==> flow/design.v <==
module EntryBox(Ai, Bi, Pi, Gi);
  input Ai, Bi;
  output Pi, Gi;
  wire Pi, Gi;
  xor(Pi, Ai, Bi);
  and(Gi, Ai, Bi);
endmodule
module GenerateBox(Pi, Gi, Gki, G);
  input Pi, Gi, Gki;
  output G;
  wire G;
  wire w1, w2;
  and(w1, Pi, Gki);
  or(G, w1, Gi);
endmodule
module PropagateBox(Pi, Gi, Pki, Gki, P, G);
  input Pi, Gi, Pki, Gki;
  output P, G;
  wire P, G;
  and(P, Pi, Pki);  
  GenerateBox gbox(.Pi(Pi), .Gi(Gi), .Gki(Gki), .G(G));
endmodule
module SumBlock(Pi, Gki, Si);
  input Pi, Gki;
  output Si;
  wire Si;
  xor(Si, Pi, Gki);
endmodule
`timescale 1ns / 1ns
module KoggeStoneAdder8bit(A, B, Ci, S, Co);
  input Ci;
  input [7:0] A, B;
  output [7:0] S;
  output Co;
  wire [7:0] S;
  wire Co;
  wire P00, P01, P02, P03, P04, P05, P06, P07;
  wire G00, G01, G02, G03, G04, G05, G06, G07;
  wire P11, P12, P13, P14, P15, P16, P17;
  wire G10, G11, G12, G13, G14, G15, G16, G17;
  wire P23, P24, P25, P26, P27;
  wire G21, G22, G23, G24, G25, G26, G27;
  wire P37;
  wire G33, G34, G35, G36;
  EntryBox E0(.Ai(A[0]), .Bi(B[0]), .Pi(P00), .Gi(G00));
  EntryBox E1(.Ai(A[1]), .Bi(B[1]), .Pi(P01), .Gi(G01));
  EntryBox E2(.Ai(A[2]), .Bi(B[2]), .Pi(P02), .Gi(G02));
  EntryBox E3(.Ai(A[3]), .Bi(B[3]), .Pi(P03), .Gi(G03));
  EntryBox E4(.Ai(A[4]), .Bi(B[4]), .Pi(P04), .Gi(G04));
  EntryBox E5(.Ai(A[5]), .Bi(B[5]), .Pi(P05), .Gi(G05));
  EntryBox E6(.Ai(A[6]), .Bi(B[6]), .Pi(P06), .Gi(G06));
  EntryBox E7(.Ai(A[7]), .Bi(B[7]), .Pi(P07), .Gi(G07));
  GenerateBox  GB10 (.Pi(P00), .Gi(G00), .Gki(Ci),  .G(G10));
  PropagateBox PB11 (.Pi(P01), .Gi(G01), .Pki(P00), .Gki(G00), .P(P11), .G(G11));
  PropagateBox PB12 (.Pi(P02), .Gi(G02), .Pki(P01), .Gki(G01), .P(P12), .G(G12));
  PropagateBox PB13 (.Pi(P03), .Gi(G03), .Pki(P02), .Gki(G02), .P(P13), .G(G13));
  PropagateBox PB14 (.Pi(P04), .Gi(G04), .Pki(P03), .Gki(G03), .P(P14), .G(G14));
  PropagateBox PB15 (.Pi(P05), .Gi(G05), .Pki(P04), .Gki(G04), .P(P15), .G(G15));
  PropagateBox PB16 (.Pi(P06), .Gi(G06), .Pki(P05), .Gki(G05), .P(P16), .G(G16));
  PropagateBox PB17 (.Pi(P07), .Gi(G07), .Pki(P06), .Gki(G06), .P(P17), .G(G17));
  GenerateBox  GB21 (.Pi(P11), .Gi(G11), .Gki(Ci),  .G(G21));
  GenerateBox  GB22 (.Pi(P12), .Gi(G12), .Gki(G10), .G(G22));
  PropagateBox PB23 (.Pi(P13), .Gi(G13), .Pki(P11), .Gki(G11), .P(P23), .G(G23));
  PropagateBox PB24 (.Pi(P14), .Gi(G14), .Pki(P12), .Gki(G12), .P(P24), .G(G24));
  PropagateBox PB25 (.Pi(P15), .Gi(G15), .Pki(P13), .Gki(G13), .P(P25), .G(G25));
  PropagateBox PB26 (.Pi(P16), .Gi(G16), .Pki(P14), .Gki(G14), .P(P26), .G(G26));
  PropagateBox PB27 (.Pi(P17), .Gi(G17), .Pki(P15), .Gki(G15), .P(P27), .G(G27));
  GenerateBox  GB33 (.Pi(P23), .Gi(G23), .Gki(Ci),  .G(G33));
  GenerateBox  GB34 (.Pi(P24), .Gi(G24), .Gki(G10), .G(G34));
  GenerateBox  GB35 (.Pi(P25), .Gi(G25), .Gki(G21), .G(G35));
  GenerateBox  GB36 (.Pi(P26), .Gi(G26), .Gki(G22), .G(G36));
  PropagateBox PB37 (.Pi(P27), .Gi(G27), .Pki(P23), .Gki(G23), .P(P37), .G(G37));
  GenerateBox  GB47 (.Pi(P37), .Gi(G37), .Gki(Ci), .G(Co)); 
  SumBlock S0(.Pi(P00), .Gki(Ci),  .Si(S[0]));
  SumBlock S1(.Pi(P01), .Gki(G10), .Si(S[1]));
  SumBlock S2(.Pi(P02), .Gki(G21), .Si(S[2]));
  SumBlock S3(.Pi(P03), .Gki(G22), .Si(S[3]));
  SumBlock S4(.Pi(P04), .Gki(G33), .Si(S[4]));
  SumBlock S5(.Pi(P05), .Gki(G34), .Si(S[5]));
  SumBlock S6(.Pi(P06), .Gki(G35), .Si(S[6]));
  SumBlock S7(.Pi(P07), .Gki(G36), .Si(S[7]));
endmodule
`timescale 1ns / 1ns
module KSA_24bit(Ci, A, B, S, Co);
	input Ci;						 
	input [23:0] A, B;			 
	output wire [23:0] S;		 
	output wire Co;				 
	wire W1, W2;
	KoggeStoneAdder8bit KSA0(.A(A[7:0]),   .B(B[7:0]),   .Ci(Ci), .S(S[7:0]),   .Co(W1));
	KoggeStoneAdder8bit KSA1(.A(A[15:8]),  .B(B[15:8]),  .Ci(W1), .S(S[15:8]),  .Co(W2));
	KoggeStoneAdder8bit KSA2(.A(A[23:16]), .B(B[23:16]), .Ci(W2), .S(S[23:16]), .Co(Co));
endmodule
`timescale 1ns / 1ns
module KSA_48bit(Ci, A, B, S, Co);
	input Ci;						 
	input [47:0] A, B;			 
	output wire [47:0] S;		 
	output wire Co;				 
	wire W1, W2, W3, W4, W5;
	KoggeStoneAdder8bit KSA0(.A(A[7:0]),   .B(B[7:0]),   .Ci(Ci), .S(S[7:0]),   .Co(W1));
	KoggeStoneAdder8bit KSA1(.A(A[15:8]),  .B(B[15:8]),  .Ci(W1), .S(S[15:8]),  .Co(W2));
	KoggeStoneAdder8bit KSA2(.A(A[23:16]), .B(B[23:16]), .Ci(W2), .S(S[23:16]), .Co(W3));
	KoggeStoneAdder8bit KSA3(.A(A[31:24]), .B(B[31:24]), .Ci(W3), .S(S[31:24]), .Co(W4));
	KoggeStoneAdder8bit KSA4(.A(A[39:32]), .B(B[39:32]), .Ci(W4), .S(S[39:32]), .Co(W5));
	KoggeStoneAdder8bit KSA5(.A(A[47:40]), .B(B[47:40]), .Ci(W5), .S(S[47:40]), .Co(Co));
endmodule
module Mux(sel,in0,in1,out);
input wire sel;
input wire [23:0] in0,in1;
output wire [23:0] out;
assign out=(sel)? in1:in0;
endmodule
`timescale 1ns / 1ps
module FSA_24bit_u(Multiplicand, Multiplier, Result);
	input wire [23:0] Multiplicand;
	input wire [23:0] Multiplier;
	output wire [47:0] Result;
	wire [47:0] W0,	 W1,  W2,  W3,  W4,  W5,  W6,  W7,  W8,  W9,  W10, W11;
	wire [47:0] W12, W13, W14, W15, W16, W17, W18, W19, W20, W21;
	wire [23:0] WAND0,	WAND1,	WAND2,	WAND3,	WAND4,	WAND5,	WAND6,	WAND7; 
	wire [23:0] WAND8,	WAND9,	WAND10, WAND11, WAND12, WAND13, WAND14, WAND15; 
	wire [23:0] WAND16, WAND17, WAND18, WAND19, WAND20, WAND21, WAND22, WAND23;
	and(WAND0[0], Multiplicand[0], Multiplier[0]);
	and(WAND0[1], Multiplicand[1], Multiplier[0]);
	and(WAND0[2], Multiplicand[2], Multiplier[0]);
	and(WAND0[3], Multiplicand[3], Multiplier[0]);
	and(WAND0[4], Multiplicand[4], Multiplier[0]);
	and(WAND0[5], Multiplicand[5], Multiplier[0]);
	and(WAND0[6], Multiplicand[6], Multiplier[0]);
	and(WAND0[7], Multiplicand[7], Multiplier[0]);
	and(WAND0[8], Multiplicand[8], Multiplier[0]);
	and(WAND0[9], Multiplicand[9], Multiplier[0]);
	and(WAND0[10], Multiplicand[10], Multiplier[0]);
	and(WAND0[11], Multiplicand[11], Multiplier[0]);
	and(WAND0[12], Multiplicand[12], Multiplier[0]);
	and(WAND0[13], Multiplicand[13], Multiplier[0]);
	and(WAND0[14], Multiplicand[14], Multiplier[0]);
	and(WAND0[15], Multiplicand[15], Multiplier[0]);
	and(WAND0[16], Multiplicand[16], Multiplier[0]);
	and(WAND0[17], Multiplicand[17], Multiplier[0]);
	and(WAND0[18], Multiplicand[18], Multiplier[0]);
	and(WAND0[19], Multiplicand[19], Multiplier[0]);
	and(WAND0[20], Multiplicand[20], Multiplier[0]);
	and(WAND0[21], Multiplicand[21], Multiplier[0]);
	and(WAND0[22], Multiplicand[22], Multiplier[0]);
	and(WAND0[23], Multiplicand[23], Multiplier[0]);
	and(WAND1[0], Multiplicand[0], Multiplier[1]);
	and(WAND1[1], Multiplicand[1], Multiplier[1]);
	and(WAND1[2], Multiplicand[2], Multiplier[1]);
	and(WAND1[3], Multiplicand[3], Multiplier[1]);
	and(WAND1[4], Multiplicand[4], Multiplier[1]);
	and(WAND1[5], Multiplicand[5], Multiplier[1]);
	and(WAND1[6], Multiplicand[6], Multiplier[1]);
	and(WAND1[7], Multiplicand[7], Multiplier[1]);
	and(WAND1[8], Multiplicand[8], Multiplier[1]);
	and(WAND1[9], Multiplicand[9], Multiplier[1]);
	and(WAND1[10], Multiplicand[10], Multiplier[1]);
	and(WAND1[11], Multiplicand[11], Multiplier[1]);
	and(WAND1[12], Multiplicand[12], Multiplier[1]);
	and(WAND1[13], Multiplicand[13], Multiplier[1]);
	and(WAND1[14], Multiplicand[14], Multiplier[1]);
	and(WAND1[15], Multiplicand[15], Multiplier[1]);
	and(WAND1[16], Multiplicand[16], Multiplier[1]);
	and(WAND1[17], Multiplicand[17], Multiplier[1]);
	and(WAND1[18], Multiplicand[18], Multiplier[1]);
	and(WAND1[19], Multiplicand[19], Multiplier[1]);
	and(WAND1[20], Multiplicand[20], Multiplier[1]);
	and(WAND1[21], Multiplicand[21], Multiplier[1]);
	and(WAND1[22], Multiplicand[22], Multiplier[1]);
	and(WAND1[23], Multiplicand[23], Multiplier[1]);
	and(WAND2[0], Multiplicand[0], Multiplier[2]);
	and(WAND2[1], Multiplicand[1], Multiplier[2]);
	and(WAND2[2], Multiplicand[2], Multiplier[2]);
	and(WAND2[3], Multiplicand[3], Multiplier[2]);
	and(WAND2[4], Multiplicand[4], Multiplier[2]);
	and(WAND2[5], Multiplicand[5], Multiplier[2]);
	and(WAND2[6], Multiplicand[6], Multiplier[2]);
	and(WAND2[7], Multiplicand[7], Multiplier[2]);
	and(WAND2[8], Multiplicand[8], Multiplier[2]);
	and(WAND2[9], Multiplicand[9], Multiplier[2]);
	and(WAND2[10], Multiplicand[10], Multiplier[2]);
	and(WAND2[11], Multiplicand[11], Multiplier[2]);
	and(WAND2[12], Multiplicand[12], Multiplier[2]);
	and(WAND2[13], Multiplicand[13], Multiplier[2]);
	and(WAND2[14], Multiplicand[14], Multiplier[2]);
	and(WAND2[15], Multiplicand[15], Multiplier[2]);
	and(WAND2[16], Multiplicand[16], Multiplier[2]);
	and(WAND2[17], Multiplicand[17], Multiplier[2]);
	and(WAND2[18], Multiplicand[18], Multiplier[2]);
	and(WAND2[19], Multiplicand[19], Multiplier[2]);
	and(WAND2[20], Multiplicand[20], Multiplier[2]);
	and(WAND2[21], Multiplicand[21], Multiplier[2]);
	and(WAND2[22], Multiplicand[22], Multiplier[2]);
	and(WAND2[23], Multiplicand[23], Multiplier[2]);
	and(WAND3[0], Multiplicand[0], Multiplier[3]);
	and(WAND3[1], Multiplicand[1], Multiplier[3]);
	and(WAND3[2], Multiplicand[2], Multiplier[3]);
	and(WAND3[3], Multiplicand[3], Multiplier[3]);
	and(WAND3[4], Multiplicand[4], Multiplier[3]);
	and(WAND3[5], Multiplicand[5], Multiplier[3]);
	and(WAND3[6], Multiplicand[6], Multiplier[3]);
	and(WAND3[7], Multiplicand[7], Multiplier[3]);
	and(WAND3[8], Multiplicand[8], Multiplier[3]);
	and(WAND3[9], Multiplicand[9], Multiplier[3]);
	and(WAND3[10], Multiplicand[10], Multiplier[3]);
	and(WAND3[11], Multiplicand[11], Multiplier[3]);
	and(WAND3[12], Multiplicand[12], Multiplier[3]);
	and(WAND3[13], Multiplicand[13], Multiplier[3]);
	and(WAND3[14], Multiplicand[14], Multiplier[3]);
	and(WAND3[15], Multiplicand[15], Multiplier[3]);
	and(WAND3[16], Multiplicand[16], Multiplier[3]);
	and(WAND3[17], Multiplicand[17], Multiplier[3]);
	and(WAND3[18], Multiplicand[18], Multiplier[3]);
	and(WAND3[19], Multiplicand[19], Multiplier[3]);
	and(WAND3[20], Multiplicand[20], Multiplier[3]);
	and(WAND3[21], Multiplicand[21], Multiplier[3]);
	and(WAND3[22], Multiplicand[22], Multiplier[3]);
	and(WAND3[23], Multiplicand[23], Multiplier[3]);
	and(WAND4[0], Multiplicand[0], Multiplier[4]);
	and(WAND4[1], Multiplicand[1], Multiplier[4]);
	and(WAND4[2], Multiplicand[2], Multiplier[4]);
	and(WAND4[3], Multiplicand[3], Multiplier[4]);
	and(WAND4[4], Multiplicand[4], Multiplier[4]);
	and(WAND4[5], Multiplicand[5], Multiplier[4]);
	and(WAND4[6], Multiplicand[6], Multiplier[4]);
	and(WAND4[7], Multiplicand[7], Multiplier[4]);
	and(WAND4[8], Multiplicand[8], Multiplier[4]);
	and(WAND4[9], Multiplicand[9], Multiplier[4]);
	and(WAND4[10], Multiplicand[10], Multiplier[4]);
	and(WAND4[11], Multiplicand[11], Multiplier[4]);
	and(WAND4[12], Multiplicand[12], Multiplier[4]);
	and(WAND4[13], Multiplicand[13], Multiplier[4]);
	and(WAND4[14], Multiplicand[14], Multiplier[4]);
	and(WAND4[15], Multiplicand[15], Multiplier[4]);
	and(WAND4[16], Multiplicand[16], Multiplier[4]);
	and(WAND4[17], Multiplicand[17], Multiplier[4]);
	and(WAND4[18], Multiplicand[18], Multiplier[4]);
	and(WAND4[19], Multiplicand[19], Multiplier[4]);
	and(WAND4[20], Multiplicand[20], Multiplier[4]);
	and(WAND4[21], Multiplicand[21], Multiplier[4]);
	and(WAND4[22], Multiplicand[22], Multiplier[4]);
	and(WAND4[23], Multiplicand[23], Multiplier[4]);
	and(WAND5[0], Multiplicand[0], Multiplier[5]);
	and(WAND5[1], Multiplicand[1], Multiplier[5]);
	and(WAND5[2], Multiplicand[2], Multiplier[5]);
	and(WAND5[3], Multiplicand[3], Multiplier[5]);
	and(WAND5[4], Multiplicand[4], Multiplier[5]);
	and(WAND5[5], Multiplicand[5], Multiplier[5]);
	and(WAND5[6], Multiplicand[6], Multiplier[5]);
	and(WAND5[7], Multiplicand[7], Multiplier[5]);
	and(WAND5[8], Multiplicand[8], Multiplier[5]);
	and(WAND5[9], Multiplicand[9], Multiplier[5]);
	and(WAND5[10], Multiplicand[10], Multiplier[5]);
	and(WAND5[11], Multiplicand[11], Multiplier[5]);
	and(WAND5[12], Multiplicand[12], Multiplier[5]);
	and(WAND5[13], Multiplicand[13], Multiplier[5]);
	and(WAND5[14], Multiplicand[14], Multiplier[5]);
	and(WAND5[15], Multiplicand[15], Multiplier[5]);
	and(WAND5[16], Multiplicand[16], Multiplier[5]);
	and(WAND5[17], Multiplicand[17], Multiplier[5]);
	and(WAND5[18], Multiplicand[18], Multiplier[5]);
	and(WAND5[19], Multiplicand[19], Multiplier[5]);
	and(WAND5[20], Multiplicand[20], Multiplier[5]);
	and(WAND5[21], Multiplicand[21], Multiplier[5]);
	and(WAND5[22], Multiplicand[22], Multiplier[5]);
	and(WAND5[23], Multiplicand[23], Multiplier[5]);
	and(WAND6[0], Multiplicand[0], Multiplier[6]);
	and(WAND6[1], Multiplicand[1], Multiplier[6]);
	and(WAND6[2], Multiplicand[2], Multiplier[6]);
	and(WAND6[3], Multiplicand[3], Multiplier[6]);
	and(WAND6[4], Multiplicand[4], Multiplier[6]);
	and(WAND6[5], Multiplicand[5], Multiplier[6]);
	and(WAND6[6], Multiplicand[6], Multiplier[6]);
	and(WAND6[7], Multiplicand[7], Multiplier[6]);
	and(WAND6[8], Multiplicand[8], Multiplier[6]);
	and(WAND6[9], Multiplicand[9], Multiplier[6]);
	and(WAND6[10], Multiplicand[10], Multiplier[6]);
	and(WAND6[11], Multiplicand[11], Multiplier[6]);
	and(WAND6[12], Multiplicand[12], Multiplier[6]);
	and(WAND6[13], Multiplicand[13], Multiplier[6]);
	and(WAND6[14], Multiplicand[14], Multiplier[6]);
	and(WAND6[15], Multiplicand[15], Multiplier[6]);
	and(WAND6[16], Multiplicand[16], Multiplier[6]);
	and(WAND6[17], Multiplicand[17], Multiplier[6]);
	and(WAND6[18], Multiplicand[18], Multiplier[6]);
	and(WAND6[19], Multiplicand[19], Multiplier[6]);
	and(WAND6[20], Multiplicand[20], Multiplier[6]);
	and(WAND6[21], Multiplicand[21], Multiplier[6]);
	and(WAND6[22], Multiplicand[22], Multiplier[6]);
	and(WAND6[23], Multiplicand[23], Multiplier[6]);
	and(WAND7[0], Multiplicand[0], Multiplier[7]);
	and(WAND7[1], Multiplicand[1], Multiplier[7]);
	and(WAND7[2], Multiplicand[2], Multiplier[7]);
	and(WAND7[3], Multiplicand[3], Multiplier[7]);
	and(WAND7[4], Multiplicand[4], Multiplier[7]);
	and(WAND7[5], Multiplicand[5], Multiplier[7]);
	and(WAND7[6], Multiplicand[6], Multiplier[7]);
	and(WAND7[7], Multiplicand[7], Multiplier[7]);
	and(WAND7[8], Multiplicand[8], Multiplier[7]);
	and(WAND7[9], Multiplicand[9], Multiplier[7]);
	and(WAND7[10], Multiplicand[10], Multiplier[7]);
	and(WAND7[11], Multiplicand[11], Multiplier[7]);
	and(WAND7[12], Multiplicand[12], Multiplier[7]);
	and(WAND7[13], Multiplicand[13], Multiplier[7]);
	and(WAND7[14], Multiplicand[14], Multiplier[7]);
	and(WAND7[15], Multiplicand[15], Multiplier[7]);
	and(WAND7[16], Multiplicand[16], Multiplier[7]);
	and(WAND7[17], Multiplicand[17], Multiplier[7]);
	and(WAND7[18], Multiplicand[18], Multiplier[7]);
	and(WAND7[19], Multiplicand[19], Multiplier[7]);
	and(WAND7[20], Multiplicand[20], Multiplier[7]);
	and(WAND7[21], Multiplicand[21], Multiplier[7]);
	and(WAND7[22], Multiplicand[22], Multiplier[7]);
	and(WAND7[23], Multiplicand[23], Multiplier[7]);
	and(WAND8[0], Multiplicand[0], Multiplier[8]);
	and(WAND8[1], Multiplicand[1], Multiplier[8]);
	and(WAND8[2], Multiplicand[2], Multiplier[8]);
	and(WAND8[3], Multiplicand[3], Multiplier[8]);
	and(WAND8[4], Multiplicand[4], Multiplier[8]);
	and(WAND8[5], Multiplicand[5], Multiplier[8]);
	and(WAND8[6], Multiplicand[6], Multiplier[8]);
	and(WAND8[7], Multiplicand[7], Multiplier[8]);
	and(WAND8[8], Multiplicand[8], Multiplier[8]);
	and(WAND8[9], Multiplicand[9], Multiplier[8]);
	and(WAND8[10], Multiplicand[10], Multiplier[8]);
	and(WAND8[11], Multiplicand[11], Multiplier[8]);
	and(WAND8[12], Multiplicand[12], Multiplier[8]);
	and(WAND8[13], Multiplicand[13], Multiplier[8]);
	and(WAND8[14], Multiplicand[14], Multiplier[8]);
	and(WAND8[15], Multiplicand[15], Multiplier[8]);
	and(WAND8[16], Multiplicand[16], Multiplier[8]);
	and(WAND8[17], Multiplicand[17], Multiplier[8]);
	and(WAND8[18], Multiplicand[18], Multiplier[8]);
	and(WAND8[19], Multiplicand[19], Multiplier[8]);
	and(WAND8[20], Multiplicand[20], Multiplier[8]);
	and(WAND8[21], Multiplicand[21], Multiplier[8]);
	and(WAND8[22], Multiplicand[22], Multiplier[8]);
	and(WAND8[23], Multiplicand[23], Multiplier[8]);
	and(WAND9[0], Multiplicand[0], Multiplier[9]);
	and(WAND9[1], Multiplicand[1], Multiplier[9]);
	and(WAND9[2], Multiplicand[2], Multiplier[9]);
	and(WAND9[3], Multiplicand[3], Multiplier[9]);
	and(WAND9[4], Multiplicand[4], Multiplier[9]);
	and(WAND9[5], Multiplicand[5], Multiplier[9]);
	and(WAND9[6], Multiplicand[6], Multiplier[9]);
	and(WAND9[7], Multiplicand[7], Multiplier[9]);
	and(WAND9[8], Multiplicand[8], Multiplier[9]);
	and(WAND9[9], Multiplicand[9], Multiplier[9]);
	and(WAND9[10], Multiplicand[10], Multiplier[9]);
	and(WAND9[11], Multiplicand[11], Multiplier[9]);
	and(WAND9[12], Multiplicand[12], Multiplier[9]);
	and(WAND9[13], Multiplicand[13], Multiplier[9]);
	and(WAND9[14], Multiplicand[14], Multiplier[9]);
	and(WAND9[15], Multiplicand[15], Multiplier[9]);
	and(WAND9[16], Multiplicand[16], Multiplier[9]);
	and(WAND9[17], Multiplicand[17], Multiplier[9]);
	and(WAND9[18], Multiplicand[18], Multiplier[9]);
	and(WAND9[19], Multiplicand[19], Multiplier[9]);
	and(WAND9[20], Multiplicand[20], Multiplier[9]);
	and(WAND9[21], Multiplicand[21], Multiplier[9]);
	and(WAND9[22], Multiplicand[22], Multiplier[9]);
	and(WAND9[23], Multiplicand[23], Multiplier[9]);
	and(WAND10[0], Multiplicand[0], Multiplier[10]);
	and(WAND10[1], Multiplicand[1], Multiplier[10]);
	and(WAND10[2], Multiplicand[2], Multiplier[10]);
	and(WAND10[3], Multiplicand[3], Multiplier[10]);
	and(WAND10[4], Multiplicand[4], Multiplier[10]);
	and(WAND10[5], Multiplicand[5], Multiplier[10]);
	and(WAND10[6], Multiplicand[6], Multiplier[10]);
	and(WAND10[7], Multiplicand[7], Multiplier[10]);
	and(WAND10[8], Multiplicand[8], Multiplier[10]);
	and(WAND10[9], Multiplicand[9], Multiplier[10]);
	and(WAND10[10], Multiplicand[10], Multiplier[10]);
	and(WAND10[11], Multiplicand[11], Multiplier[10]);
	and(WAND10[12], Multiplicand[12], Multiplier[10]);
	and(WAND10[13], Multiplicand[13], Multiplier[10]);
	and(WAND10[14], Multiplicand[14], Multiplier[10]);
	and(WAND10[15], Multiplicand[15], Multiplier[10]);
	and(WAND10[16], Multiplicand[16], Multiplier[10]);
	and(WAND10[17], Multiplicand[17], Multiplier[10]);
	and(WAND10[18], Multiplicand[18], Multiplier[10]);
	and(WAND10[19], Multiplicand[19], Multiplier[10]);
	and(WAND10[20], Multiplicand[20], Multiplier[10]);
	and(WAND10[21], Multiplicand[21], Multiplier[10]);
	and(WAND10[22], Multiplicand[22], Multiplier[10]);
	and(WAND10[23], Multiplicand[23], Multiplier[10]);
	and(WAND11[0], Multiplicand[0], Multiplier[11]);
	and(WAND11[1], Multiplicand[1], Multiplier[11]);
	and(WAND11[2], Multiplicand[2], Multiplier[11]);
	and(WAND11[3], Multiplicand[3], Multiplier[11]);
	and(WAND11[4], Multiplicand[4], Multiplier[11]);
	and(WAND11[5], Multiplicand[5], Multiplier[11]);
	and(WAND11[6], Multiplicand[6], Multiplier[11]);
	and(WAND11[7], Multiplicand[7], Multiplier[11]);
	and(WAND11[8], Multiplicand[8], Multiplier[11]);
	and(WAND11[9], Multiplicand[9], Multiplier[11]);
	and(WAND11[10], Multiplicand[10], Multiplier[11]);
	and(WAND11[11], Multiplicand[11], Multiplier[11]);
	and(WAND11[12], Multiplicand[12], Multiplier[11]);
	and(WAND11[13], Multiplicand[13], Multiplier[11]);
	and(WAND11[14], Multiplicand[14], Multiplier[11]);
	and(WAND11[15], Multiplicand[15], Multiplier[11]);
	and(WAND11[16], Multiplicand[16], Multiplier[11]);
	and(WAND11[17], Multiplicand[17], Multiplier[11]);
	and(WAND11[18], Multiplicand[18], Multiplier[11]);
	and(WAND11[19], Multiplicand[19], Multiplier[11]);
	and(WAND11[20], Multiplicand[20], Multiplier[11]);
	and(WAND11[21], Multiplicand[21], Multiplier[11]);
	and(WAND11[22], Multiplicand[22], Multiplier[11]);
	and(WAND11[23], Multiplicand[23], Multiplier[11]);
	and(WAND12[0], Multiplicand[0], Multiplier[12]);
	and(WAND12[1], Multiplicand[1], Multiplier[12]);
	and(WAND12[2], Multiplicand[2], Multiplier[12]);
	and(WAND12[3], Multiplicand[3], Multiplier[12]);
	and(WAND12[4], Multiplicand[4], Multiplier[12]);
	and(WAND12[5], Multiplicand[5], Multiplier[12]);
	and(WAND12[6], Multiplicand[6], Multiplier[12]);
	and(WAND12[7], Multiplicand[7], Multiplier[12]);
	and(WAND12[8], Multiplicand[8], Multiplier[12]);
	and(WAND12[9], Multiplicand[9], Multiplier[12]);
	and(WAND12[10], Multiplicand[10], Multiplier[12]);
	and(WAND12[11], Multiplicand[11], Multiplier[12]);
	and(WAND12[12], Multiplicand[12], Multiplier[12]);
	and(WAND12[13], Multiplicand[13], Multiplier[12]);
	and(WAND12[14], Multiplicand[14], Multiplier[12]);
	and(WAND12[15], Multiplicand[15], Multiplier[12]);
	and(WAND12[16], Multiplicand[16], Multiplier[12]);
	and(WAND12[17], Multiplicand[17], Multiplier[12]);
	and(WAND12[18], Multiplicand[18], Multiplier[12]);
	and(WAND12[19], Multiplicand[19], Multiplier[12]);
	and(WAND12[20], Multiplicand[20], Multiplier[12]);
	and(WAND12[21], Multiplicand[21], Multiplier[12]);
	and(WAND12[22], Multiplicand[22], Multiplier[12]);
	and(WAND12[23], Multiplicand[23], Multiplier[12]);
	and(WAND13[0], Multiplicand[0], Multiplier[13]);
	and(WAND13[1], Multiplicand[1], Multiplier[13]);
	and(WAND13[2], Multiplicand[2], Multiplier[13]);
	and(WAND13[3], Multiplicand[3], Multiplier[13]);
	and(WAND13[4], Multiplicand[4], Multiplier[13]);
	and(WAND13[5], Multiplicand[5], Multiplier[13]);
	and(WAND13[6], Multiplicand[6], Multiplier[13]);
	and(WAND13[7], Multiplicand[7], Multiplier[13]);
	and(WAND13[8], Multiplicand[8], Multiplier[13]);
	and(WAND13[9], Multiplicand[9], Multiplier[13]);
	and(WAND13[10], Multiplicand[10], Multiplier[13]);
	and(WAND13[11], Multiplicand[11], Multiplier[13]);
	and(WAND13[12], Multiplicand[12], Multiplier[13]);
	and(WAND13[13], Multiplicand[13], Multiplier[13]);
	and(WAND13[14], Multiplicand[14], Multiplier[13]);
	and(WAND13[15], Multiplicand[15], Multiplier[13]);
	and(WAND13[16], Multiplicand[16], Multiplier[13]);
	and(WAND13[17], Multiplicand[17], Multiplier[13]);
	and(WAND13[18], Multiplicand[18], Multiplier[13]);
	and(WAND13[19], Multiplicand[19], Multiplier[13]);
	and(WAND13[20], Multiplicand[20], Multiplier[13]);
	and(WAND13[21], Multiplicand[21], Multiplier[13]);
	and(WAND13[22], Multiplicand[22], Multiplier[13]);
	and(WAND13[23], Multiplicand[23], Multiplier[13]);
	and(WAND14[0], Multiplicand[0], Multiplier[14]);
	and(WAND14[1], Multiplicand[1], Multiplier[14]);
	and(WAND14[2], Multiplicand[2], Multiplier[14]);
	and(WAND14[3], Multiplicand[3], Multiplier[14]);
	and(WAND14[4], Multiplicand[4], Multiplier[14]);
	and(WAND14[5], Multiplicand[5], Multiplier[14]);
	and(WAND14[6], Multiplicand[6], Multiplier[14]);
	and(WAND14[7], Multiplicand[7], Multiplier[14]);
	and(WAND14[8], Multiplicand[8], Multiplier[14]);
	and(WAND14[9], Multiplicand[9], Multiplier[14]);
	and(WAND14[10], Multiplicand[10], Multiplier[14]);
	and(WAND14[11], Multiplicand[11], Multiplier[14]);
	and(WAND14[12], Multiplicand[12], Multiplier[14]);
	and(WAND14[13], Multiplicand[13], Multiplier[14]);
	and(WAND14[14], Multiplicand[14], Multiplier[14]);
	and(WAND14[15], Multiplicand[15], Multiplier[14]);
	and(WAND14[16], Multiplicand[16], Multiplier[14]);
	and(WAND14[17], Multiplicand[17], Multiplier[14]);
	and(WAND14[18], Multiplicand[18], Multiplier[14]);
	and(WAND14[19], Multiplicand[19], Multiplier[14]);
	and(WAND14[20], Multiplicand[20], Multiplier[14]);
	and(WAND14[21], Multiplicand[21], Multiplier[14]);
	and(WAND14[22], Multiplicand[22], Multiplier[14]);
	and(WAND14[23], Multiplicand[23], Multiplier[14]);
	and(WAND15[0], Multiplicand[0], Multiplier[15]);
	and(WAND15[1], Multiplicand[1], Multiplier[15]);
	and(WAND15[2], Multiplicand[2], Multiplier[15]);
	and(WAND15[3], Multiplicand[3], Multiplier[15]);
	and(WAND15[4], Multiplicand[4], Multiplier[15]);
	and(WAND15[5], Multiplicand[5], Multiplier[15]);
	and(WAND15[6], Multiplicand[6], Multiplier[15]);
	and(WAND15[7], Multiplicand[7], Multiplier[15]);
	and(WAND15[8], Multiplicand[8], Multiplier[15]);
	and(WAND15[9], Multiplicand[9], Multiplier[15]);
	and(WAND15[10], Multiplicand[10], Multiplier[15]);
	and(WAND15[11], Multiplicand[11], Multiplier[15]);
	and(WAND15[12], Multiplicand[12], Multiplier[15]);
	and(WAND15[13], Multiplicand[13], Multiplier[15]);
	and(WAND15[14], Multiplicand[14], Multiplier[15]);
	and(WAND15[15], Multiplicand[15], Multiplier[15]);
	and(WAND15[16], Multiplicand[16], Multiplier[15]);
	and(WAND15[17], Multiplicand[17], Multiplier[15]);
	and(WAND15[18], Multiplicand[18], Multiplier[15]);
	and(WAND15[19], Multiplicand[19], Multiplier[15]);
	and(WAND15[20], Multiplicand[20], Multiplier[15]);
	and(WAND15[21], Multiplicand[21], Multiplier[15]);
	and(WAND15[22], Multiplicand[22], Multiplier[15]);
	and(WAND15[23], Multiplicand[23], Multiplier[15]);
	and(WAND16[0], Multiplicand[0], Multiplier[16]);
	and(WAND16[1], Multiplicand[1], Multiplier[16]);
	and(WAND16[2], Multiplicand[2], Multiplier[16]);
	and(WAND16[3], Multiplicand[3], Multiplier[16]);
	and(WAND16[4], Multiplicand[4], Multiplier[16]);
	and(WAND16[5], Multiplicand[5], Multiplier[16]);
	and(WAND16[6], Multiplicand[6], Multiplier[16]);
	and(WAND16[7], Multiplicand[7], Multiplier[16]);
	and(WAND16[8], Multiplicand[8], Multiplier[16]);
	and(WAND16[9], Multiplicand[9], Multiplier[16]);
	and(WAND16[10], Multiplicand[10], Multiplier[16]);
	and(WAND16[11], Multiplicand[11], Multiplier[16]);
	and(WAND16[12], Multiplicand[12], Multiplier[16]);
	and(WAND16[13], Multiplicand[13], Multiplier[16]);
	and(WAND16[14], Multiplicand[14], Multiplier[16]);
	and(WAND16[15], Multiplicand[15], Multiplier[16]);
	and(WAND16[16], Multiplicand[16], Multiplier[16]);
	and(WAND16[17], Multiplicand[17], Multiplier[16]);
	and(WAND16[18], Multiplicand[18], Multiplier[16]);
	and(WAND16[19], Multiplicand[19], Multiplier[16]);
	and(WAND16[20], Multiplicand[20], Multiplier[16]);
	and(WAND16[21], Multiplicand[21], Multiplier[16]);
	and(WAND16[22], Multiplicand[22], Multiplier[16]);
	and(WAND16[23], Multiplicand[23], Multiplier[16]);
	and(WAND17[0], Multiplicand[0], Multiplier[17]);
	and(WAND17[1], Multiplicand[1], Multiplier[17]);
	and(WAND17[2], Multiplicand[2], Multiplier[17]);
	and(WAND17[3], Multiplicand[3], Multiplier[17]);
	and(WAND17[4], Multiplicand[4], Multiplier[17]);
	and(WAND17[5], Multiplicand[5], Multiplier[17]);
	and(WAND17[6], Multiplicand[6], Multiplier[17]);
	and(WAND17[7], Multiplicand[7], Multiplier[17]);
	and(WAND17[8], Multiplicand[8], Multiplier[17]);
	and(WAND17[9], Multiplicand[9], Multiplier[17]);
	and(WAND17[10], Multiplicand[10], Multiplier[17]);
	and(WAND17[11], Multiplicand[11], Multiplier[17]);
	and(WAND17[12], Multiplicand[12], Multiplier[17]);
	and(WAND17[13], Multiplicand[13], Multiplier[17]);
	and(WAND17[14], Multiplicand[14], Multiplier[17]);
	and(WAND17[15], Multiplicand[15], Multiplier[17]);
	and(WAND17[16], Multiplicand[16], Multiplier[17]);
	and(WAND17[17], Multiplicand[17], Multiplier[17]);
	and(WAND17[18], Multiplicand[18], Multiplier[17]);
	and(WAND17[19], Multiplicand[19], Multiplier[17]);
	and(WAND17[20], Multiplicand[20], Multiplier[17]);
	and(WAND17[21], Multiplicand[21], Multiplier[17]);
	and(WAND17[22], Multiplicand[22], Multiplier[17]);
	and(WAND17[23], Multiplicand[23], Multiplier[17]);
	and(WAND18[0], Multiplicand[0], Multiplier[18]);
	and(WAND18[1], Multiplicand[1], Multiplier[18]);
	and(WAND18[2], Multiplicand[2], Multiplier[18]);
	and(WAND18[3], Multiplicand[3], Multiplier[18]);
	and(WAND18[4], Multiplicand[4], Multiplier[18]);
	and(WAND18[5], Multiplicand[5], Multiplier[18]);
	and(WAND18[6], Multiplicand[6], Multiplier[18]);
	and(WAND18[7], Multiplicand[7], Multiplier[18]);
	and(WAND18[8], Multiplicand[8], Multiplier[18]);
	and(WAND18[9], Multiplicand[9], Multiplier[18]);
	and(WAND18[10], Multiplicand[10], Multiplier[18]);
	and(WAND18[11], Multiplicand[11], Multiplier[18]);
	and(WAND18[12], Multiplicand[12], Multiplier[18]);
	and(WAND18[13], Multiplicand[13], Multiplier[18]);
	and(WAND18[14], Multiplicand[14], Multiplier[18]);
	and(WAND18[15], Multiplicand[15], Multiplier[18]);
	and(WAND18[16], Multiplicand[16], Multiplier[18]);
	and(WAND18[17], Multiplicand[17], Multiplier[18]);
	and(WAND18[18], Multiplicand[18], Multiplier[18]);
	and(WAND18[19], Multiplicand[19], Multiplier[18]);
	and(WAND18[20], Multiplicand[20], Multiplier[18]);
	and(WAND18[21], Multiplicand[21], Multiplier[18]);
	and(WAND18[22], Multiplicand[22], Multiplier[18]);
	and(WAND18[23], Multiplicand[23], Multiplier[18]);
	and(WAND19[0], Multiplicand[0], Multiplier[19]);
	and(WAND19[1], Multiplicand[1], Multiplier[19]);
	and(WAND19[2], Multiplicand[2], Multiplier[19]);
	and(WAND19[3], Multiplicand[3], Multiplier[19]);
	and(WAND19[4], Multiplicand[4], Multiplier[19]);
	and(WAND19[5], Multiplicand[5], Multiplier[19]);
	and(WAND19[6], Multiplicand[6], Multiplier[19]);
	and(WAND19[7], Multiplicand[7], Multiplier[19]);
	and(WAND19[8], Multiplicand[8], Multiplier[19]);
	and(WAND19[9], Multiplicand[9], Multiplier[19]);
	and(WAND19[10], Multiplicand[10], Multiplier[19]);
	and(WAND19[11], Multiplicand[11], Multiplier[19]);
	and(WAND19[12], Multiplicand[12], Multiplier[19]);
	and(WAND19[13], Multiplicand[13], Multiplier[19]);
	and(WAND19[14], Multiplicand[14], Multiplier[19]);
	and(WAND19[15], Multiplicand[15], Multiplier[19]);
	and(WAND19[16], Multiplicand[16], Multiplier[19]);
	and(WAND19[17], Multiplicand[17], Multiplier[19]);
	and(WAND19[18], Multiplicand[18], Multiplier[19]);
	and(WAND19[19], Multiplicand[19], Multiplier[19]);
	and(WAND19[20], Multiplicand[20], Multiplier[19]);
	and(WAND19[21], Multiplicand[21], Multiplier[19]);
	and(WAND19[22], Multiplicand[22], Multiplier[19]);
	and(WAND19[23], Multiplicand[23], Multiplier[19]);
	and(WAND20[0], Multiplicand[0], Multiplier[20]);
	and(WAND20[1], Multiplicand[1], Multiplier[20]);
	and(WAND20[2], Multiplicand[2], Multiplier[20]);
	and(WAND20[3], Multiplicand[3], Multiplier[20]);
	and(WAND20[4], Multiplicand[4], Multiplier[20]);
	and(WAND20[5], Multiplicand[5], Multiplier[20]);
	and(WAND20[6], Multiplicand[6], Multiplier[20]);
	and(WAND20[7], Multiplicand[7], Multiplier[20]);
	and(WAND20[8], Multiplicand[8], Multiplier[20]);
	and(WAND20[9], Multiplicand[9], Multiplier[20]);
	and(WAND20[10], Multiplicand[10], Multiplier[20]);
	and(WAND20[11], Multiplicand[11], Multiplier[20]);
	and(WAND20[12], Multiplicand[12], Multiplier[20]);
	and(WAND20[13], Multiplicand[13], Multiplier[20]);
	and(WAND20[14], Multiplicand[14], Multiplier[20]);
	and(WAND20[15], Multiplicand[15], Multiplier[20]);
	and(WAND20[16], Multiplicand[16], Multiplier[20]);
	and(WAND20[17], Multiplicand[17], Multiplier[20]);
	and(WAND20[18], Multiplicand[18], Multiplier[20]);
	and(WAND20[19], Multiplicand[19], Multiplier[20]);
	and(WAND20[20], Multiplicand[20], Multiplier[20]);
	and(WAND20[21], Multiplicand[21], Multiplier[20]);
	and(WAND20[22], Multiplicand[22], Multiplier[20]);
	and(WAND20[23], Multiplicand[23], Multiplier[20]);
	and(WAND21[0], Multiplicand[0], Multiplier[21]);
	and(WAND21[1], Multiplicand[1], Multiplier[21]);
	and(WAND21[2], Multiplicand[2], Multiplier[21]);
	and(WAND21[3], Multiplicand[3], Multiplier[21]);
	and(WAND21[4], Multiplicand[4], Multiplier[21]);
	and(WAND21[5], Multiplicand[5], Multiplier[21]);
	and(WAND21[6], Multiplicand[6], Multiplier[21]);
	and(WAND21[7], Multiplicand[7], Multiplier[21]);
	and(WAND21[8], Multiplicand[8], Multiplier[21]);
	and(WAND21[9], Multiplicand[9], Multiplier[21]);
	and(WAND21[10], Multiplicand[10], Multiplier[21]);
	and(WAND21[11], Multiplicand[11], Multiplier[21]);
	and(WAND21[12], Multiplicand[12], Multiplier[21]);
	and(WAND21[13], Multiplicand[13], Multiplier[21]);
	and(WAND21[14], Multiplicand[14], Multiplier[21]);
	and(WAND21[15], Multiplicand[15], Multiplier[21]);
	and(WAND21[16], Multiplicand[16], Multiplier[21]);
	and(WAND21[17], Multiplicand[17], Multiplier[21]);
	and(WAND21[18], Multiplicand[18], Multiplier[21]);
	and(WAND21[19], Multiplicand[19], Multiplier[21]);
	and(WAND21[20], Multiplicand[20], Multiplier[21]);
	and(WAND21[21], Multiplicand[21], Multiplier[21]);
	and(WAND21[22], Multiplicand[22], Multiplier[21]);
	and(WAND21[23], Multiplicand[23], Multiplier[21]);
	and(WAND22[0], Multiplicand[0], Multiplier[22]);
	and(WAND22[1], Multiplicand[1], Multiplier[22]);
	and(WAND22[2], Multiplicand[2], Multiplier[22]);
	and(WAND22[3], Multiplicand[3], Multiplier[22]);
	and(WAND22[4], Multiplicand[4], Multiplier[22]);
	and(WAND22[5], Multiplicand[5], Multiplier[22]);
	and(WAND22[6], Multiplicand[6], Multiplier[22]);
	and(WAND22[7], Multiplicand[7], Multiplier[22]);
	and(WAND22[8], Multiplicand[8], Multiplier[22]);
	and(WAND22[9], Multiplicand[9], Multiplier[22]);
	and(WAND22[10], Multiplicand[10], Multiplier[22]);
	and(WAND22[11], Multiplicand[11], Multiplier[22]);
	and(WAND22[12], Multiplicand[12], Multiplier[22]);
	and(WAND22[13], Multiplicand[13], Multiplier[22]);
	and(WAND22[14], Multiplicand[14], Multiplier[22]);
	and(WAND22[15], Multiplicand[15], Multiplier[22]);
	and(WAND22[16], Multiplicand[16], Multiplier[22]);
	and(WAND22[17], Multiplicand[17], Multiplier[22]);
	and(WAND22[18], Multiplicand[18], Multiplier[22]);
	and(WAND22[19], Multiplicand[19], Multiplier[22]);
	and(WAND22[20], Multiplicand[20], Multiplier[22]);
	and(WAND22[21], Multiplicand[21], Multiplier[22]);
	and(WAND22[22], Multiplicand[22], Multiplier[22]);
	and(WAND22[23], Multiplicand[23], Multiplier[22]);
	and(WAND23[0], Multiplicand[0], Multiplier[23]);
	and(WAND23[1], Multiplicand[1], Multiplier[23]);
	and(WAND23[2], Multiplicand[2], Multiplier[23]);
	and(WAND23[3], Multiplicand[3], Multiplier[23]);
	and(WAND23[4], Multiplicand[4], Multiplier[23]);
	and(WAND23[5], Multiplicand[5], Multiplier[23]);
	and(WAND23[6], Multiplicand[6], Multiplier[23]);
	and(WAND23[7], Multiplicand[7], Multiplier[23]);
	and(WAND23[8], Multiplicand[8], Multiplier[23]);
	and(WAND23[9], Multiplicand[9], Multiplier[23]);
	and(WAND23[10], Multiplicand[10], Multiplier[23]);
	and(WAND23[11], Multiplicand[11], Multiplier[23]);
	and(WAND23[12], Multiplicand[12], Multiplier[23]);
	and(WAND23[13], Multiplicand[13], Multiplier[23]);
	and(WAND23[14], Multiplicand[14], Multiplier[23]);
	and(WAND23[15], Multiplicand[15], Multiplier[23]);
	and(WAND23[16], Multiplicand[16], Multiplier[23]);
	and(WAND23[17], Multiplicand[17], Multiplier[23]);
	and(WAND23[18], Multiplicand[18], Multiplier[23]);
	and(WAND23[19], Multiplicand[19], Multiplier[23]);
	and(WAND23[20], Multiplicand[20], Multiplier[23]);
	and(WAND23[21], Multiplicand[21], Multiplier[23]);
	and(WAND23[22], Multiplicand[22], Multiplier[23]);
	and(WAND23[23], Multiplicand[23], Multiplier[23]);
	KSA_48bit KSA0  (.Ci(1'b0), .A({24'b0, WAND0}),         .B({23'b0, WAND1, 1'b0}),   .S(W0),  .Co());
	KSA_48bit KSA1  (.Ci(1'b0), .A({22'b0, WAND2, 2'b0}),   .B({21'b0, WAND3, 3'b0}),   .S(W1),  .Co());
	KSA_48bit KSA2  (.Ci(1'b0), .A({20'b0, WAND4, 4'b0}),   .B({19'b0, WAND5, 5'b0}),   .S(W2),  .Co());
	KSA_48bit KSA3  (.Ci(1'b0), .A({18'b0, WAND6, 6'b0}),   .B({17'b0, WAND7, 7'b0}),   .S(W3),  .Co());
	KSA_48bit KSA4  (.Ci(1'b0), .A({16'b0, WAND8, 8'b0}),   .B({15'b0, WAND9, 9'b0}),   .S(W4),  .Co());
	KSA_48bit KSA5  (.Ci(1'b0), .A({14'b0, WAND10, 10'b0}), .B({13'b0, WAND11, 11'b0}), .S(W5),  .Co());
	KSA_48bit KSA6  (.Ci(1'b0), .A({12'b0, WAND12, 12'b0}), .B({11'b0, WAND13, 13'b0}), .S(W6),  .Co());
	KSA_48bit KSA7  (.Ci(1'b0), .A({10'b0, WAND14, 14'b0}), .B({9'b0, WAND15, 15'b0}),  .S(W7),  .Co());
	KSA_48bit KSA8  (.Ci(1'b0), .A({8'b0, WAND16, 16'b0}),  .B({7'b0, WAND17, 17'b0}),  .S(W8),  .Co());
	KSA_48bit KSA9  (.Ci(1'b0), .A({6'b0, WAND18, 18'b0}),  .B({5'b0, WAND19, 19'b0}),  .S(W9),  .Co());
	KSA_48bit KSA10 (.Ci(1'b0), .A({4'b0, WAND20, 20'b0}),  .B({3'b0, WAND21, 21'b0}),  .S(W10), .Co());
	KSA_48bit KSA11 (.Ci(1'b0), .A({2'b0, WAND22, 22'b0}),  .B({1'b0, WAND23, 23'b0}),  .S(W11), .Co());
	KSA_48bit KSA12 (.Ci(1'b0), .A(W0),    .B(W1),    .S(W12),   .Co());
	KSA_48bit KSA13 (.Ci(1'b0), .A(W2),    .B(W3),    .S(W13),   .Co());
	KSA_48bit KSA14 (.Ci(1'b0), .A(W4),    .B(W5),    .S(W14),   .Co());
	KSA_48bit KSA15 (.Ci(1'b0), .A(W6),    .B(W7),    .S(W15),   .Co());
	KSA_48bit KSA16 (.Ci(1'b0), .A(W8),    .B(W9),    .S(W16),   .Co());
	KSA_48bit KSA17 (.Ci(1'b0), .A(W10),   .B(W11),   .S(W17),   .Co());
	KSA_48bit KSA18 (.Ci(1'b0), .A(W12),   .B(W13),   .S(W18),   .Co());
	KSA_48bit KSA19 (.Ci(1'b0), .A(W14),   .B(W15),   .S(W19),   .Co());
	KSA_48bit KSA20 (.Ci(1'b0), .A(W16),   .B(W17),   .S(W20),   .Co());
	KSA_48bit KSA21 (.Ci(1'b0), .A(W18),   .B(W19),   .S(W21),   .Co());
	KSA_48bit KSA22 (.Ci(1'b0), .A(W20),   .B(W21),   .S(Result),   .Co());
endmodule
`timescale 1ns / 1ps
module FloatMultiplier_rounding(Multiplicand, Multiplier, Result);
	input wire [31:0] Multiplicand;
	input wire [31:0] Multiplier;
	output wire [31:0] Result;
	wire [47:0] Wmult;
	wire [23:0] Wmux, Wround;
	wire [7:0] WE1;
	FSA_24bit_u Mult( .Multiplicand({1'b1,Multiplicand[22:0]}), .Multiplier({1'b1,Multiplier[22:0]}), .Result(Wmult));
	Mux m2to1( .sel(Wmult[47]), .in0(Wmult[45:22]), .in1(Wmult[46:23]), .out(Wmux));
	KSA_24bit addr( .Ci(Wmux[0]), .A({1'b0,Wmux[23:1]}), .B(24'b0), .S(Wround), .Co());
	assign Result[22:0] = Wround[22:0];
	KoggeStoneAdder8bit Add1( .A(Multiplicand[30:23]), .B(8'b10000001), .Ci(Wmult[47]), .S(WE1), .Co());
	KoggeStoneAdder8bit Add2( .A(WE1), .B(Multiplier[30:23]), .Ci(Wround[23]), .S(Result[30:23]), .Co());
	xor x1(Result[31],Multiplicand[31],Multiplier[31]);
endmodule
module Circle_Area_Calculator(clk, rst, radius, area);
  input wire clk, rst;
  input wire [31:0] radius;
  output reg [31:0] area;
  wire [31:0] Square_radius, Result;
  parameter Pi = 32'b01000000010010010000111111010000;
  FloatMultiplier_rounding FM0(.Multiplicand(radius), .Multiplier(radius), .Result(Square_radius));
  FloatMultiplier_rounding FM1(.Multiplicand(Square_radius), .Multiplier(Pi), .Result(Result));
  always @(posedge clk) begin
	if(rst) begin
		area[31:0] <= 1'b0;
	end else begin
		area[31:0] <= Result[31:0];
	end
  end
endmodule
--- tool output ---
## From RTL to reports: Circle_Area_Calculator

Each step is given for the RTL above and for the edited RTL.
"before" refers to lines of the RTL above, "after" to lines of the edited file.
"difference": "after" minus "before" as printed here. "relative change": 100 x difference / "before".
Library cell names are shortened.
A cell with - has no value.

| design | value |
|---|---|
| design top | Circle_Area_Calculator |
| clock port | clk |
| standard-cell library | sky130hd |
| library corner | tt_025C_1v80 |

## Diff

The edit as a unified diff against the file above.
The edit is scripted: it alters the design's behaviour and was not made to optimise anything.

```diff
@@ -738,8 +738,10 @@
 	xor x1(Result[31],Multiplicand[31],Multiplier[31]);
 endmodule
-module Circle_Area_Calculator(clk, rst, radius, area);
+module Circle_Area_Calculator(clk, rst, radius_i, area);
   input wire clk, rst;
-  input wire [31:0] radius;
+  input wire [31:0] radius_i;
   output reg [31:0] area;
+  reg [31:0] radius;
+  always @(posedge clk) radius <= radius_i;
   wire [31:0] Square_radius, Result;
   parameter Pi = 32'b01000000010010010000111111010000;
```

## Word level

Counts by Yosys on the flattened word-level netlist (proc, flatten, opt, wreduce; memories kept). Register bits leave out memories and registers merged into their read ports (data or address); mux counts leave out enables and synchronous resets folded into registers. Print and check cells are left out. Cells with the same type and inputs are merged into one.

Cells by class:

| element | before | after | difference | relative change (%) |
|---|---|---|---|---|
| bitwise gates (word level) | 7,074 | 7,074 | 0 | 0.00 |
| multiply operators | 0 | 0 | 0 | - |
| equal/unequal tests | 0 | 0 | 0 | - |
| mux-type cells | 2 | 2 | 0 | 0.00 |
| divide/modulo/power cells | 0 | 0 | 0 | - |
| $add $sub $neg | 0 | 0 | 0 | - |
| reductions and logical operators | 0 | 0 | 0 | - |
| shifts and indexed selects | 0 | 0 | 0 | - |
| $lt $le $gt $ge | 0 | 0 | 0 | - |

Operator kinds equal on both sides are left out: 5.

Storage and ports:

| element | before | after | difference | relative change (%) |
|---|---|---|---|---|
| memory cells | 0 | 0 | 0 | - |
| flip-flop bits (word level) | 31 | 62 | +31 | +100.00 |
| bits in latches | 0 | 0 | 0 | - |
| ROM bits | 0 | 0 | 0 | - |
| clocked read ports x word width | 0 | 0 | 0 | - |
| word-level cells | 7,077 | 7,078 | +1 | +0.01 |
| input bits | 34 | 34 | 0 | 0.00 |
| memory bits (writable) | 0 | 0 | 0 | - |

## Logic depth

Depth = most cells in a row (Yosys ltp): at word level without a register or memory, in the mapped netlist without a sequential cell, where the memories' decode and read muxes count.

Logic depth:

| element | before | after | difference | relative change (%) |
|---|---|---|---|---|
| depth in word-level cells | 131 | 131 | 0 | 0.00 |
| ABC_AREA | 0 | 0 | - | - |
| gate-level depth with buffers | 141 | 153 | +12 | +8.51 |
| mapped depth without buffers | 135 | 144 | +9 | +6.67 |

## Mapped cells and area

Source: synth_stat.txt of the flow (Yosys; design flattened, memories mapped). It holds for the ABC_AREA given above (unset counts as 0); a run with the other value may have another netlist.

Mapped netlist:

| element | before | after | difference | relative change (%) |
|---|---|---|---|---|
| chip area (Yosys) (um^2) | 32,252.2 | 33,835.0 | +1,582.8 | +4.91 |
| cells in the netlist | 4,297 | 4,477 | +180 | +4.19 |
| flip-flop cells | 31 | 61 | +30 | +96.77 |

Cells by type:

| cell type | before | after | difference | relative change (%) |
|---|---|---|---|---|
| nand2_1 | 179 | 212 | +33 | +18.44 |
| dfxtp_1 | 31 | 61 | +30 | +96.77 |
| o21ai_0 | 224 | 207 | -17 | -7.59 |
| nand3_1 | 53 | 70 | +17 | +32.08 |
| a211oi_1 | 22 | 38 | +16 | +72.73 |
| o21bai_1 | 110 | 124 | +14 | +12.73 |
| clkbuf_1 | 79 | 93 | +14 | +17.72 |
| nor4_1 | 8 | 22 | +14 | +175.00 |
| xor2_1 | 181 | 168 | -13 | -7.18 |
| o21a_1 | 117 | 105 | -12 | -10.26 |
| nor3_1 | 93 | 105 | +12 | +12.90 |
| mux2i_1 | 8 | 20 | +12 | +150.00 |
| a31oi_1 | 18 | 29 | +11 | +61.11 |
| inv_1 | 339 | 330 | -9 | -2.65 |
| nor2_1 | 310 | 301 | -9 | -2.90 |
| nand4_1 | 19 | 28 | +9 | +47.37 |
| a21oi_1 | 406 | 414 | +8 | +1.97 |
| or3_1 | 19 | 26 | +7 | +36.84 |

Cell types equal on both sides are left out: 19.
The list need not be complete.
By module: a second synthesis without flattening, with its own total; a netlist apart from the flattened one above.

Second synthesis, totals:

| element | before | after | difference | relative change (%) |
|---|---|---|---|---|
| cell total of the unflattened synthesis | 15,775 | 15,807 | +32 | +0.20 |
| area total of the unflattened synthesis (um^2) | 127,594.9 | 128,235.5 | +640.6 | +0.50 |

Each row is one instance without its submodules.

Modules, before:

| module | times used | cells | sequential area (um^2) | area (um^2) |
|---|---|---|---|---|
| GenerateBox | 6,006 | 1 | 0.0 | 7.5 |
| EntryBox | 2,288 | 1 | 0.0 | 12.5 |
| PropagateBox | 3,718 | 1 | 0.0 | 6.3 |
| SumBlock | 2,288 | 1 | 0.0 | 8.8 |
| FSA_24bit_u | 2 | 673 | 0.0 | 4,441.8 |
| Circle_Area_Calculator | 1 | 69 | 640.6 | 870.8 |
| Mux | 2 | 27 | 0.0 | 396.6 |
| FloatMultiplier_rounding | 2 | 3 | 0.0 | 16.3 |
| KSA_24bit | 2 | 0 | 0.0 | 0.0 |
| KSA_48bit | 46 | 0 | 0.0 | 0.0 |
| KoggeStoneAdder8bit | 286 | 0 | 0.0 | 0.0 |

Modules, after:

| module | times used | cells | sequential area (um^2) | area (um^2) |
|---|---|---|---|---|
| GenerateBox | 6,006 | 1 | 0.0 | 7.5 |
| EntryBox | 2,288 | 1 | 0.0 | 12.5 |
| PropagateBox | 3,718 | 1 | 0.0 | 6.3 |
| SumBlock | 2,288 | 1 | 0.0 | 8.8 |
| FSA_24bit_u | 2 | 673 | 0.0 | 4,441.8 |
| Circle_Area_Calculator | 1 | 101 | 1,281.2 | 1,511.4 |
| Mux | 2 | 27 | 0.0 | 396.6 |
| FloatMultiplier_rounding | 2 | 3 | 0.0 | 16.3 |
| KSA_24bit | 2 | 0 | 0.0 | 0.0 |
| KSA_48bit | 46 | 0 | 0.0 | 0.0 |
| KoggeStoneAdder8bit | 286 | 0 | 0.0 | 0.0 |

## Path before layout

Source: OpenSTA report_checks on the synthesized netlist (no wires, ideal clock, input and output delay 20% of the period each), path of least setup slack; recovery checks are left aside. Register names are those of the netlist, which keeps one name where synthesis merged equal registers.

Path after synthesis:

| element | before | after | difference | relative change (%) |
|---|---|---|---|---|
| path type | input to register | register to register | - | - |
| start point | input radius[2] | register radius[2] | - | - |
| end point | register area[30] | register area[30] | - | - |
| period (ns) | 30.0 | 30.0 | 0.0 | 0.00 |
| path slack (ns) | 0.421 | 5.226 | +4.805 | - |
| path delay (ns) | 23.580 | 24.775 | +1.195 | +5.07 |
| path buffers | 8 | 10 | +2 | +25.00 |
| stages on the path | 134 | 149 | +15 | +11.19 |
| required time (ns) | 29.872 | 29.872 | 0.000 | 0.00 |
| input delay (ns) | 6.000 | - | - | - |
| arrival (ns) | 29.452 | 24.647 | -4.805 | -16.31 |
| synthesis period reached (ns) | 29.579 | 24.774 | -4.805 | -16.24 |

"path delay" = arrival - input delay + setup time.
"stages on the path": output pins that drive a net of the path, with the launching flip-flop's if there is one; two outputs of one cell count as two.
"synthesis period reached" is the clock period less the worst setup slack; recovery checks do not enter. This is arithmetic on one report: input and output delays are still those of the set period (20% each).
Between the ends stands the longest chain of elaborated cells between them, by number of cells; it is not shown to be the way that was timed. Of several equally long chains one is given.
A line is the first line of the expression or statement that the cell stems from. Yosys adds cells for indexed reads and writes and turns some case tables into memories.

| between the ends, after synthesis, before | value |
|---|---|
| path through | clkbuf_1 > clkbuf_1 > and2_1 > ha_1 > a31o_2 > a21oi_1 > maj3_1 > o21a_1 > o21bai_1 > a21oi_1 > fa_1 > inv_1 > ha_1 > o21a_1 > o21a_1 > o21a_1 > o21ai_0 > a21boi_0 > [98 not listed] > nand3_1 > o21ai_0 > o211ai_4 > nand2_1 > clkbuf_1 > clkbuf_1 > a21oi_1 > ha_1 > nor2b_1 > nand2_1 > a211oi_2 > and3_1 > ha_1 > nand2_1 > or3_1 > nor4_1 > xnor2_1 > nor2_1 |
| length of the longest elaborated chain | 131 |
| elaborated cells between the ends (all ways) | 5,023 |

Ends and longest elaborated chain, after synthesis, before:

| element | RTL line | RTL |
|---|---|---|
| start, declared | 742 | `input wire [31:0] radius;` |
| 1-bit bitwise AND | 150 | `and(WAND1[2], Multiplicand[2], Multiplier[1]);` |
| 1-bit XOR | 5 | `xor(Pi, Ai, Bi);` |
| 1-bit bitwise AND | 20 | `and(P, Pi, Pki);` |
| 1-bit bitwise AND | 13 | `and(w1, Pi, Gki);` |
| 1-bit OR | 14 | `or(G, w1, Gi);` |
| 1-bit bitwise AND | 13 |  |
| 1-bit OR | 14 |  |
| [105 not listed] | - |  |
| 1-bit OR x2 | 14 |  |
| 1-bit bitwise AND x3 | 13 |  |
| 1-bit XOR | 27 | `xor(Si, Pi, Gki);` |
| 24-bit 2-to-1 mux | 112 | `assign out=(sel)? in1:in0;` |
| 1-bit bitwise AND x3 | 20 |  |
| 1-bit bitwise AND x8 | 13 |  |
| 1-bit XOR | 27 |  |
| end, assigned | 750 | `area[31:0] <= 1'b0;` |
| end, assigned | 752 | `area[31:0] <= Result[31:0];` |
| end, declared | 743 | `output reg [31:0] area;` |

| between the ends, after synthesis, after | value |
|---|---|
| path through | dfxtp_1 > clkbuf_1 > clkbuf_1 > and2_1 > ha_1 > a31o_2 > a21oi_1 > maj3_1 > o21a_1 > o21bai_1 > a21oi_1 > fa_1 > inv_1 > ha_1 > o21a_1 > o21a_1 > o21a_1 > o21ai_0 > [113 not listed] > clkinv_4 > buf_2 > buf_1 > nor2_1 > a21oi_1 > ha_1 > and2_1 > nor3b_1 > nand3_1 > mux2i_1 > nand2_1 > nor2_1 > ha_1 > inv_1 > nor2_1 > nor4b_2 > xor2_1 > nor2_1 |
| length of the longest elaborated chain | 131 |
| elaborated cells between the ends (all ways) | 5,023 |

Ends and longest elaborated chain, after synthesis, after:

| element | RTL line | RTL |
|---|---|---|
| start, assigned | 745 | `always @(posedge clk) radius <= radius_i;` |
| 1-bit bitwise AND | 150 | `and(WAND1[2], Multiplicand[2], Multiplier[1]);` |
| 1-bit XOR | 5 | `xor(Pi, Ai, Bi);` |
| 1-bit bitwise AND | 20 | `and(P, Pi, Pki);` |
| 1-bit bitwise AND | 13 | `and(w1, Pi, Gki);` |
| 1-bit OR | 14 | `or(G, w1, Gi);` |
| 1-bit bitwise AND | 13 |  |
| 1-bit OR | 14 |  |
| [105 not listed] | - |  |
| 1-bit OR x2 | 14 |  |
| 1-bit bitwise AND x3 | 13 |  |
| 1-bit XOR | 27 | `xor(Si, Pi, Gki);` |
| 24-bit 2-to-1 mux | 112 | `assign out=(sel)? in1:in0;` |
| 1-bit bitwise AND x3 | 20 |  |
| 1-bit bitwise AND x8 | 13 |  |
| 1-bit XOR | 27 |  |
| end, assigned | 752 | `area[31:0] <= 1'b0;` |
| end, assigned | 754 | `area[31:0] <= Result[31:0];` |
| end, declared | 743 | `output reg [31:0] area;` |

## Timing after layout

From the final timing report of the runs of pair 1: the path of least setup slack in the routed layout; clock arrival at registers is part of the times.

Path after layout:

| element | before | after | difference | relative change (%) |
|---|---|---|---|---|
| path type | input to register | register to register | - | - |
| start point | input radius[0] | register radius[2] | - | - |
| end point | register area[28] | register area[30] | - | - |
| required time (ns) | 29.16 | 29.27 | +0.11 | +0.38 |
| stages on the path | 133 | 138 | +5 | +3.76 |
| period (ns) | 29.0 | 29.0 | 0.0 | 0.00 |
| path slack (ns) | 1.19 | 2.27 | +1.08 | - |
| input delay (ns) | 5.80 | - | - | - |
| path buffers | 9 | 0 | -9 | -100.00 |
| arrival (ns) | 27.96 | 27.00 | -0.96 | -3.43 |

Between the ends stands the longest chain of elaborated cells between them, by number of cells; it is not shown to be the way that was timed. Of several equally long chains one is given.

| between the ends, after layout, before | value |
|---|---|
| path through | dlymetal6s2s_1 > and2_1 > ha_1 > a31o_2 > a21oi_2 > maj3_1 > o21a_1 > o21bai_2 > a21oi_2 > fa_1 > inv_1 > ha_1 > o21a_1 > o21a_1 > o21a_1 > o21ai_2 > a21boi_2 > o21ai_1 > [97 not listed] > nand3_1 > o21ai_0 > buf_4 > o211ai_4 > nand2_4 > buf_6 > a21oi_2 > ha_2 > nor2b_4 > nand2_2 > a211oi_2 > and3_4 > ha_2 > nand2_1 > or3_4 > buf_4 > nor3_1 > nor3b_2 |
| length of the longest elaborated chain | 130 |
| elaborated cells between the ends (all ways) | 4,810 |

Ends and longest elaborated chain, after layout, before:

| element | RTL line | RTL |
|---|---|---|
| start, declared | 742 | `input wire [31:0] radius;` |
| 1-bit bitwise AND | 127 | `and(WAND0[3], Multiplicand[3], Multiplier[0]);` |
| 1-bit XOR | 5 | `xor(Pi, Ai, Bi);` |
| 1-bit bitwise AND | 20 | `and(P, Pi, Pki);` |
| 1-bit bitwise AND | 13 | `and(w1, Pi, Gki);` |
| 1-bit OR | 14 | `or(G, w1, Gi);` |
| 1-bit bitwise AND | 13 |  |
| 1-bit OR | 14 |  |
| [105 not listed] | - |  |
| 1-bit OR x2 | 14 |  |
| 1-bit bitwise AND x3 | 13 |  |
| 1-bit XOR | 27 | `xor(Si, Pi, Gki);` |
| 24-bit 2-to-1 mux | 112 | `assign out=(sel)? in1:in0;` |
| 1-bit bitwise AND x3 | 20 |  |
| 1-bit bitwise AND x7 | 13 |  |
| 1-bit XOR | 27 |  |
| end, assigned | 750 | `area[31:0] <= 1'b0;` |
| end, assigned | 752 | `area[31:0] <= Result[31:0];` |
| end, declared | 743 | `output reg [31:0] area;` |

| between the ends, after layout, after | value |
|---|---|
| path through | dfxtp_2 > and2_1 > ha_1 > a31o_2 > a21oi_1 > maj3_1 > o21a_1 > o21bai_1 > a21oi_1 > fa_1 > inv_1 > ha_1 > o21a_1 > o21a_1 > o21a_1 > o21ai_0 > a21boi_0 > o21ai_0 > [102 not listed] > nand3_1 > mux2_4 > clkinv_4 > a21oi_4 > nor2b_1 > ha_1 > and2_1 > nor3b_2 > nand3_1 > mux2i_2 > nand2_1 > nor2_1 > ha_1 > inv_1 > nor2_1 > nor4b_2 > xor2_1 > nor2_1 |
| length of the longest elaborated chain | 131 |
| elaborated cells between the ends (all ways) | 5,023 |

Ends and longest elaborated chain, after layout, after:

| element | RTL line | RTL |
|---|---|---|
| start, assigned | 745 | `always @(posedge clk) radius <= radius_i;` |
| 1-bit bitwise AND | 150 | `and(WAND1[2], Multiplicand[2], Multiplier[1]);` |
| 1-bit XOR | 5 | `xor(Pi, Ai, Bi);` |
| 1-bit bitwise AND | 20 | `and(P, Pi, Pki);` |
| 1-bit bitwise AND | 13 | `and(w1, Pi, Gki);` |
| 1-bit OR | 14 | `or(G, w1, Gi);` |
| 1-bit bitwise AND | 13 |  |
| 1-bit OR | 14 |  |
| [105 not listed] | - |  |
| 1-bit OR x2 | 14 |  |
| 1-bit bitwise AND x3 | 13 |  |
| 1-bit XOR | 27 | `xor(Si, Pi, Gki);` |
| 24-bit 2-to-1 mux | 112 | `assign out=(sel)? in1:in0;` |
| 1-bit bitwise AND x3 | 20 |  |
| 1-bit bitwise AND x8 | 13 |  |
| 1-bit XOR | 27 |  |
| end, assigned | 752 | `area[31:0] <= 1'b0;` |
| end, assigned | 754 | `area[31:0] <= Result[31:0];` |
| end, declared | 743 | `output reg [31:0] area;` |

## Layout results

Both versions went through the flow (Yosys, OpenROAD) with the same settings in each pair. Constraints: input delay and output delay 20% of the set period each, output load 0.01 pF.

| flow settings, pair 1 | value |
|---|---|
| period_ns | 29.0 |
| CAP_MARGIN | 20 |
| CORE_MARGIN | 2 |
| CORE_UTILIZATION | 40 |
| SLEW_MARGIN | 20 |

Results, pair 1:

| element | before | after | difference | relative change (%) |
|---|---|---|---|---|
| worst hold slack in the final report (ns) | 6.319 | 0.819 | -5.500 | - |
| netlist area reported by Yosys (um^2) | 32,252.2 | 33,835.0 | +1,582.8 | +4.91 |
| final utilization | 0.503 | 0.432 | -0.071 | - |
| setup TNS (ns) | 0.000 | 0.000 | 0.000 | - |
| full die area (um^2) | 82,918.1 | 86,930.6 | +4,012.5 | +4.84 |
| worst setup slack after layout (ns) | 1.192 | 2.270 | +1.078 | - |
| achieved clock period (ns) | 27.808 | 26.730 | -1.078 | -3.88 |
| standard-cell area after routing (um^2) | 40,303.7 | 36,132.2 | -4,171.5 | -10.35 |

| flow settings, pair 2 | value |
|---|---|
| ABC_AREA | 1 |
| CAP_MARGIN | 35 |
| CELL_PAD_IN_SITES_GLOBAL_PLACEMENT | 0 |
| CORE_ASPECT_RATIO | 0.95 |
| CORE_MARGIN | 5 |
| CORE_UTILIZATION | 17 |
| CTS_CLUSTER_DIAMETER | 337 |
| MAX_ROUTING_LAYER | met4 |
| PLACE_DENSITY_LB_ADDON | 0.29 |
| SETUP_SLACK_MARGIN | 5.0 |
| SLEW_MARGIN | 0 |
| TNS_END_PERCENT | 40 |
| period_ns | 28.1 |

Results, pair 2:

| element | before | after | difference | relative change (%) |
|---|---|---|---|---|
| worst hold slack in the final report (ns) | 6.367 | 0.893 | -5.474 | - |
| netlist area reported by Yosys (um^2) | 32,427.4 | 33,199.3 | +771.9 | +2.38 |
| final utilization | 0.216 | 0.2 | -0.016 | - |
| setup TNS (ns) | 0.000 | 0.000 | 0.000 | - |
| full die area (um^2) | 199,587.0 | 204,230.0 | +4,643.0 | +2.33 |
| worst setup slack after layout (ns) | 2.909 | 6.453 | +3.544 | - |
| achieved clock period (ns) | 25.191 | 21.647 | -3.544 | -14.07 |
| standard-cell area after routing (um^2) | 41,050.6 | 38,894.8 | -2,155.8 | -5.25 |

"achieved clock period": clock period set for the run, less the worst setup slack. It is reckoned from that one timing run; input and output delays stay at 20% of the period that was set.
--- end ---
